==> flow/design.v <==
module MAC(  
  input         clock,  
  input  [7:0]  io_a,  
  input  [7:0]  io_b,  
  input  [15:0] io_c,  
  output [16:0] io_y  
);
  reg [7:0] rA;  
  reg [7:0] rB;  
  reg [15:0] rC;  
  wire [15:0] mult;  
  assign mult = $signed(rA) * $signed(rB);  
  assign io_y = $signed(rC) + $signed(mult);  
  always @(posedge clock) begin
    rA <= io_a;
    rB <= io_b;
    rC <= io_c;
  end
endmodule
module Adder(  
  input         clock,  
  input  [16:0] io_a,  
  input  [16:0] io_b,  
  output [17:0] io_y  
);
  reg [16:0] rA;  
  reg [16:0] rB;  
  assign io_y = $signed(rA) + $signed(rB);  
  always @(posedge clock) begin
    rA <= io_a;
    rB <= io_b;
  end
endmodule
module Adder_8(  
  input         clock,  
  input  [17:0] io_a,  
  input  [17:0] io_b,  
  output [18:0] io_y  
);
  reg [17:0] rA;  
  reg [17:0] rB;  
  assign io_y = $signed(rA) + $signed(rB);  
  always @(posedge clock) begin
    rA <= io_a;
    rB <= io_b;
  end
endmodule
module Adder_12(  
  input         clock,  
  input  [18:0] io_a,  
  input  [18:0] io_b,  
  output [19:0] io_y  
);
  reg [18:0] rA;  
  reg [18:0] rB;  
  assign io_y = $signed(rA) + $signed(rB);  
  always @(posedge clock) begin
    rA <= io_a;
    rB <= io_b;
  end
endmodule
module Adder_14(  
  input         clock,  
  input  [19:0] io_a,  
  input  [19:0] io_b,  
  output [20:0] io_y  
);
  reg [19:0] rA;  
  reg [19:0] rB;  
  assign io_y = $signed(rA) + $signed(rB);  
  always @(posedge clock) begin
    rA <= io_a;
    rB <= io_b;
  end
endmodule
module DotProduct(  
  input         clock,  
  input  [7:0]  io_a_0,
  input  [7:0]  io_a_1,
  input  [7:0]  io_a_2,
  input  [7:0]  io_a_3,
  input  [7:0]  io_a_4,
  input  [7:0]  io_a_5,
  input  [7:0]  io_a_6,
  input  [7:0]  io_a_7,
  input  [7:0]  io_a_8,
  input  [7:0]  io_a_9,
  input  [7:0]  io_a_10,
  input  [7:0]  io_a_11,
  input  [7:0]  io_a_12,
  input  [7:0]  io_a_13,
  input  [7:0]  io_a_14,
  input  [7:0]  io_a_15,
  input  [7:0]  io_b_0,  
  input  [7:0]  io_b_1,  
  input  [7:0]  io_b_2,  
  input  [7:0]  io_b_3,  
  input  [7:0]  io_b_4,  
  input  [7:0]  io_b_5,  
  input  [7:0]  io_b_6,  
  input  [7:0]  io_b_7,  
  input  [7:0]  io_b_8,  
  input  [7:0]  io_b_9,  
  input  [7:0]  io_b_10,  
  input  [7:0]  io_b_11,  
  input  [7:0]  io_b_12,  
  input  [7:0]  io_b_13,  
  input  [7:0]  io_b_14,  
  input  [7:0]  io_b_15,  
  output [20:0] io_y  
);
  wire  m_0_clock;  
  wire [7:0] m_0_io_a;  
  wire [7:0] m_0_io_b;  
  wire [15:0] m_0_io_c;  
  wire [16:0] m_0_io_y;  
  wire  m_1_clock;  
  wire [7:0] m_1_io_a;  
  wire [7:0] m_1_io_b;  
  wire [15:0] m_1_io_c;  
  wire [16:0] m_1_io_y;  
  wire  m_2_clock;  
  wire [7:0] m_2_io_a;  
  wire [7:0] m_2_io_b;  
  wire [15:0] m_2_io_c;  
  wire [16:0] m_2_io_y;  
  wire  m_3_clock;  
  wire [7:0] m_3_io_a;  
  wire [7:0] m_3_io_b;  
  wire [15:0] m_3_io_c;  
  wire [16:0] m_3_io_y;  
  wire  m_4_clock;  
  wire [7:0] m_4_io_a;  
  wire [7:0] m_4_io_b;  
  wire [15:0] m_4_io_c;  
  wire [16:0] m_4_io_y;  
  wire  m_5_clock;  
  wire [7:0] m_5_io_a;  
  wire [7:0] m_5_io_b;  
  wire [15:0] m_5_io_c;  
  wire [16:0] m_5_io_y;  
  wire  m_6_clock;  
  wire [7:0] m_6_io_a;  
  wire [7:0] m_6_io_b;  
  wire [15:0] m_6_io_c;  
  wire [16:0] m_6_io_y;  
  wire  m_7_clock;  
  wire [7:0] m_7_io_a;  
  wire [7:0] m_7_io_b;  
  wire [15:0] m_7_io_c;  
  wire [16:0] m_7_io_y;  
  wire  m_8_clock;  
  wire [7:0] m_8_io_a;  
  wire [7:0] m_8_io_b;  
  wire [15:0] m_8_io_c;  
  wire [16:0] m_8_io_y;  
  wire  m_9_clock;  
  wire [7:0] m_9_io_a;  
  wire [7:0] m_9_io_b;  
  wire [15:0] m_9_io_c;  
  wire [16:0] m_9_io_y;  
  wire  m_10_clock;  
  wire [7:0] m_10_io_a;  
  wire [7:0] m_10_io_b;  
  wire [15:0] m_10_io_c;  
  wire [16:0] m_10_io_y;  
  wire  m_11_clock;  
  wire [7:0] m_11_io_a;  
  wire [7:0] m_11_io_b;  
  wire [15:0] m_11_io_c;  
  wire [16:0] m_11_io_y;  
  wire  m_12_clock;  
  wire [7:0] m_12_io_a;  
  wire [7:0] m_12_io_b;  
  wire [15:0] m_12_io_c;  
  wire [16:0] m_12_io_y;  
  wire  m_13_clock;  
  wire [7:0] m_13_io_a;  
  wire [7:0] m_13_io_b;  
  wire [15:0] m_13_io_c;  
  wire [16:0] m_13_io_y;  
  wire  m_14_clock;  
  wire [7:0] m_14_io_a;  
  wire [7:0] m_14_io_b;  
  wire [15:0] m_14_io_c;  
  wire [16:0] m_14_io_y;  
  wire  m_15_clock;  
  wire [7:0] m_15_io_a;  
  wire [7:0] m_15_io_b;  
  wire [15:0] m_15_io_c;  
  wire [16:0] m_15_io_y;  
  wire  a_0_0_clock;  
  wire [16:0] a_0_0_io_a;  
  wire [16:0] a_0_0_io_b;  
  wire [17:0] a_0_0_io_y;  
  wire  a_0_1_clock;  
  wire [16:0] a_0_1_io_a;  
  wire [16:0] a_0_1_io_b;  
  wire [17:0] a_0_1_io_y;  
  wire  a_0_2_clock;  
  wire [16:0] a_0_2_io_a;  
  wire [16:0] a_0_2_io_b;  
  wire [17:0] a_0_2_io_y;  
  wire  a_0_3_clock;  
  wire [16:0] a_0_3_io_a;  
  wire [16:0] a_0_3_io_b;  
  wire [17:0] a_0_3_io_y;  
  wire  a_0_4_clock;  
  wire [16:0] a_0_4_io_a;  
  wire [16:0] a_0_4_io_b;  
  wire [17:0] a_0_4_io_y;  
  wire  a_0_5_clock;  
  wire [16:0] a_0_5_io_a;  
  wire [16:0] a_0_5_io_b;  
  wire [17:0] a_0_5_io_y;  
  wire  a_0_6_clock;  
  wire [16:0] a_0_6_io_a;  
  wire [16:0] a_0_6_io_b;  
  wire [17:0] a_0_6_io_y;  
  wire  a_0_7_clock;  
  wire [16:0] a_0_7_io_a;  
  wire [16:0] a_0_7_io_b;  
  wire [17:0] a_0_7_io_y;  
  wire  a_1_0_clock;  
  wire [17:0] a_1_0_io_a;  
  wire [17:0] a_1_0_io_b;  
  wire [18:0] a_1_0_io_y;  
  wire  a_1_1_clock;  
  wire [17:0] a_1_1_io_a;  
  wire [17:0] a_1_1_io_b;  
  wire [18:0] a_1_1_io_y;  
  wire  a_1_2_clock;  
  wire [17:0] a_1_2_io_a;  
  wire [17:0] a_1_2_io_b;  
  wire [18:0] a_1_2_io_y;  
  wire  a_1_3_clock;  
  wire [17:0] a_1_3_io_a;  
  wire [17:0] a_1_3_io_b;  
  wire [18:0] a_1_3_io_y;  
  wire  a_2_0_clock;  
  wire [18:0] a_2_0_io_a;  
  wire [18:0] a_2_0_io_b;  
  wire [19:0] a_2_0_io_y;  
  wire  a_2_1_clock;  
  wire [18:0] a_2_1_io_a;  
  wire [18:0] a_2_1_io_b;  
  wire [19:0] a_2_1_io_y;  
  wire  a_3_0_clock;  
  wire [19:0] a_3_0_io_a;  
  wire [19:0] a_3_0_io_b;  
  wire [20:0] a_3_0_io_y;  
  MAC m_0 (  
    .clock(m_0_clock),
    .io_a(m_0_io_a),
    .io_b(m_0_io_b),
    .io_c(m_0_io_c),
    .io_y(m_0_io_y)
  );
  MAC m_1 (  
    .clock(m_1_clock),
    .io_a(m_1_io_a),
    .io_b(m_1_io_b),
    .io_c(m_1_io_c),
    .io_y(m_1_io_y)
  );
  MAC m_2 (  
    .clock(m_2_clock),
    .io_a(m_2_io_a),
    .io_b(m_2_io_b),
    .io_c(m_2_io_c),
    .io_y(m_2_io_y)
  );
  MAC m_3 (  
    .clock(m_3_clock),
    .io_a(m_3_io_a),
    .io_b(m_3_io_b),
    .io_c(m_3_io_c),
    .io_y(m_3_io_y)
  );
  MAC m_4 (  
    .clock(m_4_clock),
    .io_a(m_4_io_a),
    .io_b(m_4_io_b),
    .io_c(m_4_io_c),
    .io_y(m_4_io_y)
  );
  MAC m_5 (  
    .clock(m_5_clock),
    .io_a(m_5_io_a),
    .io_b(m_5_io_b),
    .io_c(m_5_io_c),
    .io_y(m_5_io_y)
  );
  MAC m_6 (  
    .clock(m_6_clock),
    .io_a(m_6_io_a),
    .io_b(m_6_io_b),
    .io_c(m_6_io_c),
    .io_y(m_6_io_y)
  );
  MAC m_7 (  
    .clock(m_7_clock),
    .io_a(m_7_io_a),
    .io_b(m_7_io_b),
    .io_c(m_7_io_c),
    .io_y(m_7_io_y)
  );
  MAC m_8 (  
    .clock(m_8_clock),
    .io_a(m_8_io_a),
    .io_b(m_8_io_b),
    .io_c(m_8_io_c),
    .io_y(m_8_io_y)
  );
  MAC m_9 (  
    .clock(m_9_clock),
    .io_a(m_9_io_a),
    .io_b(m_9_io_b),
    .io_c(m_9_io_c),
    .io_y(m_9_io_y)
  );
  MAC m_10 (  
    .clock(m_10_clock),
    .io_a(m_10_io_a),
    .io_b(m_10_io_b),
    .io_c(m_10_io_c),
    .io_y(m_10_io_y)
  );
  MAC m_11 (  
    .clock(m_11_clock),
    .io_a(m_11_io_a),
    .io_b(m_11_io_b),
    .io_c(m_11_io_c),
    .io_y(m_11_io_y)
  );
  MAC m_12 (  
    .clock(m_12_clock),
    .io_a(m_12_io_a),
    .io_b(m_12_io_b),
    .io_c(m_12_io_c),
    .io_y(m_12_io_y)
  );
  MAC m_13 (  
    .clock(m_13_clock),
    .io_a(m_13_io_a),
    .io_b(m_13_io_b),
    .io_c(m_13_io_c),
    .io_y(m_13_io_y)
  );
  MAC m_14 (  
    .clock(m_14_clock),
    .io_a(m_14_io_a),
    .io_b(m_14_io_b),
    .io_c(m_14_io_c),
    .io_y(m_14_io_y)
  );
  MAC m_15 (  
    .clock(m_15_clock),
    .io_a(m_15_io_a),
    .io_b(m_15_io_b),
    .io_c(m_15_io_c),
    .io_y(m_15_io_y)
  );
  Adder a_0_0 (  
    .clock(a_0_0_clock),
    .io_a(a_0_0_io_a),
    .io_b(a_0_0_io_b),
    .io_y(a_0_0_io_y)
  );
  Adder a_0_1 (  
    .clock(a_0_1_clock),
    .io_a(a_0_1_io_a),
    .io_b(a_0_1_io_b),
    .io_y(a_0_1_io_y)
  );
  Adder a_0_2 (  
    .clock(a_0_2_clock),
    .io_a(a_0_2_io_a),
    .io_b(a_0_2_io_b),
    .io_y(a_0_2_io_y)
  );
  Adder a_0_3 (  
    .clock(a_0_3_clock),
    .io_a(a_0_3_io_a),
    .io_b(a_0_3_io_b),
    .io_y(a_0_3_io_y)
  );
  Adder a_0_4 (  
    .clock(a_0_4_clock),
    .io_a(a_0_4_io_a),
    .io_b(a_0_4_io_b),
    .io_y(a_0_4_io_y)
  );
  Adder a_0_5 (  
    .clock(a_0_5_clock),
    .io_a(a_0_5_io_a),
    .io_b(a_0_5_io_b),
    .io_y(a_0_5_io_y)
  );
  Adder a_0_6 (  
    .clock(a_0_6_clock),
    .io_a(a_0_6_io_a),
    .io_b(a_0_6_io_b),
    .io_y(a_0_6_io_y)
  );
  Adder a_0_7 (  
    .clock(a_0_7_clock),
    .io_a(a_0_7_io_a),
    .io_b(a_0_7_io_b),
    .io_y(a_0_7_io_y)
  );
  Adder_8 a_1_0 (  
    .clock(a_1_0_clock),
    .io_a(a_1_0_io_a),
    .io_b(a_1_0_io_b),
    .io_y(a_1_0_io_y)
  );
  Adder_8 a_1_1 (  
    .clock(a_1_1_clock),
    .io_a(a_1_1_io_a),
    .io_b(a_1_1_io_b),
    .io_y(a_1_1_io_y)
  );
  Adder_8 a_1_2 (  
    .clock(a_1_2_clock),
    .io_a(a_1_2_io_a),
    .io_b(a_1_2_io_b),
    .io_y(a_1_2_io_y)
  );
  Adder_8 a_1_3 (  
    .clock(a_1_3_clock),
    .io_a(a_1_3_io_a),
    .io_b(a_1_3_io_b),
    .io_y(a_1_3_io_y)
  );
  Adder_12 a_2_0 (  
    .clock(a_2_0_clock),
    .io_a(a_2_0_io_a),
    .io_b(a_2_0_io_b),
    .io_y(a_2_0_io_y)
  );
  Adder_12 a_2_1 (  
    .clock(a_2_1_clock),
    .io_a(a_2_1_io_a),
    .io_b(a_2_1_io_b),
    .io_y(a_2_1_io_y)
  );
  Adder_14 a_3_0 (  
    .clock(a_3_0_clock),
    .io_a(a_3_0_io_a),
    .io_b(a_3_0_io_b),
    .io_y(a_3_0_io_y)
  );
  assign io_y = a_3_0_io_y;  
  assign m_0_clock = clock;  
  assign m_0_io_a = io_a_0;  
  assign m_0_io_b = io_b_0;  
  assign m_0_io_c = 16'sh0;  
  assign m_1_clock = clock;  
  assign m_1_io_a = io_a_1;  
  assign m_1_io_b = io_b_1;  
  assign m_1_io_c = 16'sh0;  
  assign m_2_clock = clock;  
  assign m_2_io_a = io_a_2;  
  assign m_2_io_b = io_b_2;  
  assign m_2_io_c = 16'sh0;  
  assign m_3_clock = clock;  
  assign m_3_io_a = io_a_3;  
  assign m_3_io_b = io_b_3;  
  assign m_3_io_c = 16'sh0;  
  assign m_4_clock = clock;  
  assign m_4_io_a = io_a_4;  
  assign m_4_io_b = io_b_4;  
  assign m_4_io_c = 16'sh0;  
  assign m_5_clock = clock;  
  assign m_5_io_a = io_a_5;  
  assign m_5_io_b = io_b_5;  
  assign m_5_io_c = 16'sh0;  
  assign m_6_clock = clock;  
  assign m_6_io_a = io_a_6;  
  assign m_6_io_b = io_b_6;  
  assign m_6_io_c = 16'sh0;  
  assign m_7_clock = clock;  
  assign m_7_io_a = io_a_7;  
  assign m_7_io_b = io_b_7;  
  assign m_7_io_c = 16'sh0;  
  assign m_8_clock = clock;  
  assign m_8_io_a = io_a_8;  
  assign m_8_io_b = io_b_8;  
  assign m_8_io_c = 16'sh0;  
  assign m_9_clock = clock;  
  assign m_9_io_a = io_a_9;  
  assign m_9_io_b = io_b_9;  
  assign m_9_io_c = 16'sh0;  
  assign m_10_clock = clock;  
  assign m_10_io_a = io_a_10;  
  assign m_10_io_b = io_b_10;  
  assign m_10_io_c = 16'sh0;  
  assign m_11_clock = clock;  
  assign m_11_io_a = io_a_11;  
  assign m_11_io_b = io_b_11;  
  assign m_11_io_c = 16'sh0;  
  assign m_12_clock = clock;  
  assign m_12_io_a = io_a_12;  
  assign m_12_io_b = io_b_12;  
  assign m_12_io_c = 16'sh0;  
  assign m_13_clock = clock;  
  assign m_13_io_a = io_a_13;  
  assign m_13_io_b = io_b_13;  
  assign m_13_io_c = 16'sh0;  
  assign m_14_clock = clock;  
  assign m_14_io_a = io_a_14;  
  assign m_14_io_b = io_b_14;  
  assign m_14_io_c = 16'sh0;  
  assign m_15_clock = clock;  
  assign m_15_io_a = io_a_15;  
  assign m_15_io_b = io_b_15;  
  assign m_15_io_c = 16'sh0;  
  assign a_0_0_clock = clock;  
  assign a_0_0_io_a = m_0_io_y;  
  assign a_0_0_io_b = m_1_io_y;  
  assign a_0_1_clock = clock;  
  assign a_0_1_io_a = m_2_io_y;  
  assign a_0_1_io_b = m_3_io_y;  
  assign a_0_2_clock = clock;  
  assign a_0_2_io_a = m_4_io_y;  
  assign a_0_2_io_b = m_5_io_y;  
  assign a_0_3_clock = clock;  
  assign a_0_3_io_a = m_6_io_y;  
  assign a_0_3_io_b = m_7_io_y;  
  assign a_0_4_clock = clock;  
  assign a_0_4_io_a = m_8_io_y;  
  assign a_0_4_io_b = m_9_io_y;  
  assign a_0_5_clock = clock;  
  assign a_0_5_io_a = m_10_io_y;  
  assign a_0_5_io_b = m_11_io_y;  
  assign a_0_6_clock = clock;  
  assign a_0_6_io_a = m_12_io_y;  
  assign a_0_6_io_b = m_13_io_y;  
  assign a_0_7_clock = clock;  
  assign a_0_7_io_a = m_14_io_y;  
  assign a_0_7_io_b = m_15_io_y;  
  assign a_1_0_clock = clock;  
  assign a_1_0_io_a = a_0_0_io_y;  
  assign a_1_0_io_b = a_0_1_io_y;  
  assign a_1_1_clock = clock;  
  assign a_1_1_io_a = a_0_2_io_y;  
  assign a_1_1_io_b = a_0_3_io_y;  
  assign a_1_2_clock = clock;  
  assign a_1_2_io_a = a_0_4_io_y;  
  assign a_1_2_io_b = a_0_5_io_y;  
  assign a_1_3_clock = clock;  
  assign a_1_3_io_a = a_0_6_io_y;  
  assign a_1_3_io_b = a_0_7_io_y;  
  assign a_2_0_clock = clock;  
  assign a_2_0_io_a = a_1_0_io_y;  
  assign a_2_0_io_b = a_1_1_io_y;  
  assign a_2_1_clock = clock;  
  assign a_2_1_io_a = a_1_2_io_y;  
  assign a_2_1_io_b = a_1_3_io_y;  
  assign a_3_0_clock = clock;  
  assign a_3_0_io_a = a_2_0_io_y;  
  assign a_3_0_io_b = a_2_1_io_y;  
endmodule
# Step by step through the tools: DotProduct
# What the tools print for DotProduct, step after step.
# Line numbers count from 1 in the design file above.
# Operators carry their Yosys type and port widths (W data, S select, Z words).
# Cell names lack the library's common part.
# The mark n/a stands for no value.
# design
top	DotProduct
clk_port	clock
lib	sky130hd
lib_corner	tt_025C_1v80

# Word level
# Yosys after proc, flatten, opt, wreduce and memory -nomap, before mapping. Enables and synchronous resets that opt folds into registers are not counted as muxes. Memory bits, and registers merged into a memory's read port (data or address), are not among the register bits. Print and check cells are not counted. Equal cells are merged and count once.
# word_totals
reg_bits	758
inputBits	257
out_inout_bits	21
elab_cells	93
# classes
add_sub_neg	15
n_mul	16
# ops
operator	count
$mul A8 B8 Y16	16
$add A16 B16 Y17	8
$add A17 B17 Y18	4
$add A18 B18 Y19	2
$add A19 B19 Y20	1

# Longest topological paths
# Depth = most cells in a row (Yosys ltp): at word level without a register or memory, in the mapped netlist without a sequential cell, where the memories' decode and read muxes count.
# logic_depth
word_depth	1
ABC_AREA	1
mapped_depth	22
mapped_depth_nobuf	21

# Synthesis result
# Source: synth_stat.txt of the flow (Yosys; design flattened, memories mapped). It holds for the ABC_AREA given above (unset counts as 0); a run with the other value may have another netlist.
# by_type
type	count	area_total_um2
fa_1	895	1.79E+04
dfxtp_1	758	1.52E+04
inv_1	2666	1E+04
nand2_1	2478	9.3E+03
ha_1	715	8946.08
nor2_1	489	1835.51
nand3_1	355	1.78E+03
a21oi_1	334	1.67E+03
xor2_1	179	1.57E+03
xnor2_1	108	945.907
clkbuf_1	240	900.864
o21ai_0	166	830.797
o21bai_1	51	382.867
nand4_1	44	275.264
o21ai_2	22	192.685
nand2_2	29	181.424
nor3_1	32	160.154
or2_2	24	150.144
# Not listed: further types 18, cells in them 122.
# mapped
cells	9707
area_um2	73058.8
seqArea_um2	15174.6
ffs	758
buf_cells	241

# Timing after synthesis
# Path of least setup slack by OpenSTA after synthesis, without wires, with an ideal clock, recovery checks aside; 20% of the period is set as input and as output delay. Where synthesis merged equal registers, the netlist keeps one of their names.
# synth_timing
path_type	register to register
from	register m_8.rB[2]
to	register a_0_4.rA[15]
period_ns	5.0
setup_time_ns	0.112
t_first_pin_ns	0.000
arrival_ns	3.846
required_time_ns	4.888
slack_ns	1.042
path_delay_ns	3.958
stages	18
n_path_buf	1
synth_period_reached_ns	3.958
# "path_delay_ns" is the arrival time less input delay plus setup time.
# "stages": output pins that drive a net of the path, with the launching flip-flop's if there is one; two outputs of one cell count as two.
# "synth_period_reached_ns" = period - worst setup slack (recovery checks aside). The figure is calculated, with input and output delays left at 20% of the set period.
# Between the ends stands the longest chain of elaborated cells between them, by number of cells; it is not shown to be the way that was timed. Of several equally long chains one is given.
# A line is the first line of the expression or statement that the cell stems from. Yosys adds cells for indexed reads and writes and turns some case tables into memories.
# synth_between
cell_sequence	dfxtp_1 clkbuf_1 nand2_1 fa_1 inv_1 fa_1 inv_1 fa_1 inv_1 fa_1 ha_1 a21o_1 nor2_1 nand2_1 nor2_1 inv_1 nand2_1 nand2_1
elab_chain_len	1
cone_cells	1
cone_lines	1
# synth_lines
element	line	source
start, declared	9	reg [7:0] rB;
start, assigned	16	rB <= io_b;
$mul A8 B8 Y16	12	assign mult = $signed(rA) * $signed(rB);
end, assigned	30	rA <= io_a;
end, declared	26	reg [16:0] rA;

# Path in the finished layout
# Path of least setup slack in the final report of job 2 (OpenROAD, finished layout, wires in). Where an end is a register, its clock arrival counts in the times.
# layout_timing
path_type	register to output
from	register a_3_0.rB[0]
to	output io_y[14]
period_ns	4.94
t_first_pin_ns	0.79
arrival_ns	3.58
required_time_ns	3.95
slack_ns	0.37
stages	14
n_path_buf	1
# Between the ends stands the longest chain of elaborated cells between them, by number of cells; it is not shown to be the way that was timed. Of several equally long chains one is given.
# layout_between
cell_sequence	dfxtp_1 ha_1 inv_1 fa_1 inv_1 nand3_1 nand3_1 nand2_1 nand2_1 nand3_1 nand2_1 nand2_1 nand2_2 clkdlybuf4s50_1
elab_chain_len	1
cone_cells	1
cone_lines	1
# layout_lines
element	line	source
start, declared	69	reg [19:0] rB;
start, assigned	73	rB <= io_b;
$add A19 B19 Y20	70	assign io_y = $signed(rA) + $signed(rB);
end, declared	110	output [20:0] io_y

# Flow measurements of DotProduct on sky130hd: 7 stored runs with different settings, listed in no order. Input and output delays are each 20% of the period that was set; the output load is 0.01 pF.
# By "period_less_ws_ns" is meant the clock period of the run minus its worst setup slack. This is arithmetic on one report: input and output delays are still those of the set period (20% each).
# "worst_path_time_ns" = time allowed to the worst setup path (clock period - input delay - output delay, where it has them) - its slack; a late launch clock adds to it, a late capture clock takes from it.
# "totalPower_w" rests on the timing tool's default activity at the inputs, not on a simulated workload.
# Among the settings, n/a means not set for that run.
# Among the results, n/a means that no value is shown for the run.
run name	ABC_AREA	CAP_MARGIN	CELL_PAD_IN_SITES_DETAIL_PLACEMENT	CELL_PAD_IN_SITES_GLOBAL_PLACEMENT	CORE_ASPECT_RATIO	CORE_UTILIZATION	CTS_CLUSTER_SIZE	GPL_TIMING_DRIVEN	PLACE_DENSITY_LB_ADDON	SETUP_SLACK_MARGIN	TNS_END_PERCENT	period_ns	CORE_MARGIN	SLEW_MARGIN	CTS_CLUSTER_DIAMETER	MIN_ROUTING_LAYER	GPL_ROUTABILITY_DRIVEN	HOLD_SLACK_MARGIN	PLACE_DENSITY	worst_path_time_ns	timing.worst_path_kind	yosys.chip_area_um2	worstSetupSlack_ns	layout_utilization_frac	holdWs_ns	fin_tns_ns	stdcell_area_um2	die_footprint_um2	period_less_ws_ns	totalPower_w
job 1	0	0	1	0	0.52	63	18	0	0.26	0.1	40	4.13	2	20	n/a	n/a	n/a	n/a	n/a	n/a	n/a	n/a	n/a	n/a	n/a	n/a	n/a	n/a	n/a	n/a
job 2	1	20	n/a	3	n/a	40	n/a	n/a	0.04	n/a	n/a	4.94	3	0	54	met2	n/a	n/a	n/a	3.58	register to output	73058.8	0.370	0.453	0.443	0.000	82118.8	187810.0	4.570	0.056057
job 3	1	0	2	0	n/a	27	63	n/a	0.15	-0.41	60	4.77	2	25	n/a	met2	1	-0.06	n/a	3.62	register to output	73058.8	0.196	0.31	0.444	0.000	83288.6	274765.0	4.574	0.060065
job 4	1	5	n/a	n/a	n/a	15	70	1	n/a	0.05	20	8.51	5	40	n/a	met1	n/a	0.08	0.58	3.21	register to output	73058.8	3.601	0.178	0.445	0.000	86530.5	501115.0	4.909	0.031829
job 5	1	20	n/a	3	n/a	40	n/a	0	0.04	n/a	n/a	4.94	3	0	54	met2	n/a	n/a	n/a	4.59	register to register	73058.8	0.348	0.457	0.439	0.000	82858.2	187810.0	4.592	0.055927
job 6	1	5	n/a	n/a	n/a	15	n/a	1	n/a	n/a	20	6.59	5	40	n/a	n/a	n/a	n/a	0.53	3.45	register to output	73058.8	1.818	0.179	0.435	0.000	86950.9	501115.0	4.772	0.041619
job 7	n/a	5	n/a	n/a	n/a	15	n/a	1	n/a	n/a	n/a	6.59	5	40	n/a	n/a	n/a	n/a	0.53	4.51	register to output	66322.4	0.765	0.182	0.449	0.000	80248.2	455544.0	5.825	0.039135
# Job 1: not finished: clock tree synthesis ended with error DPL-0033
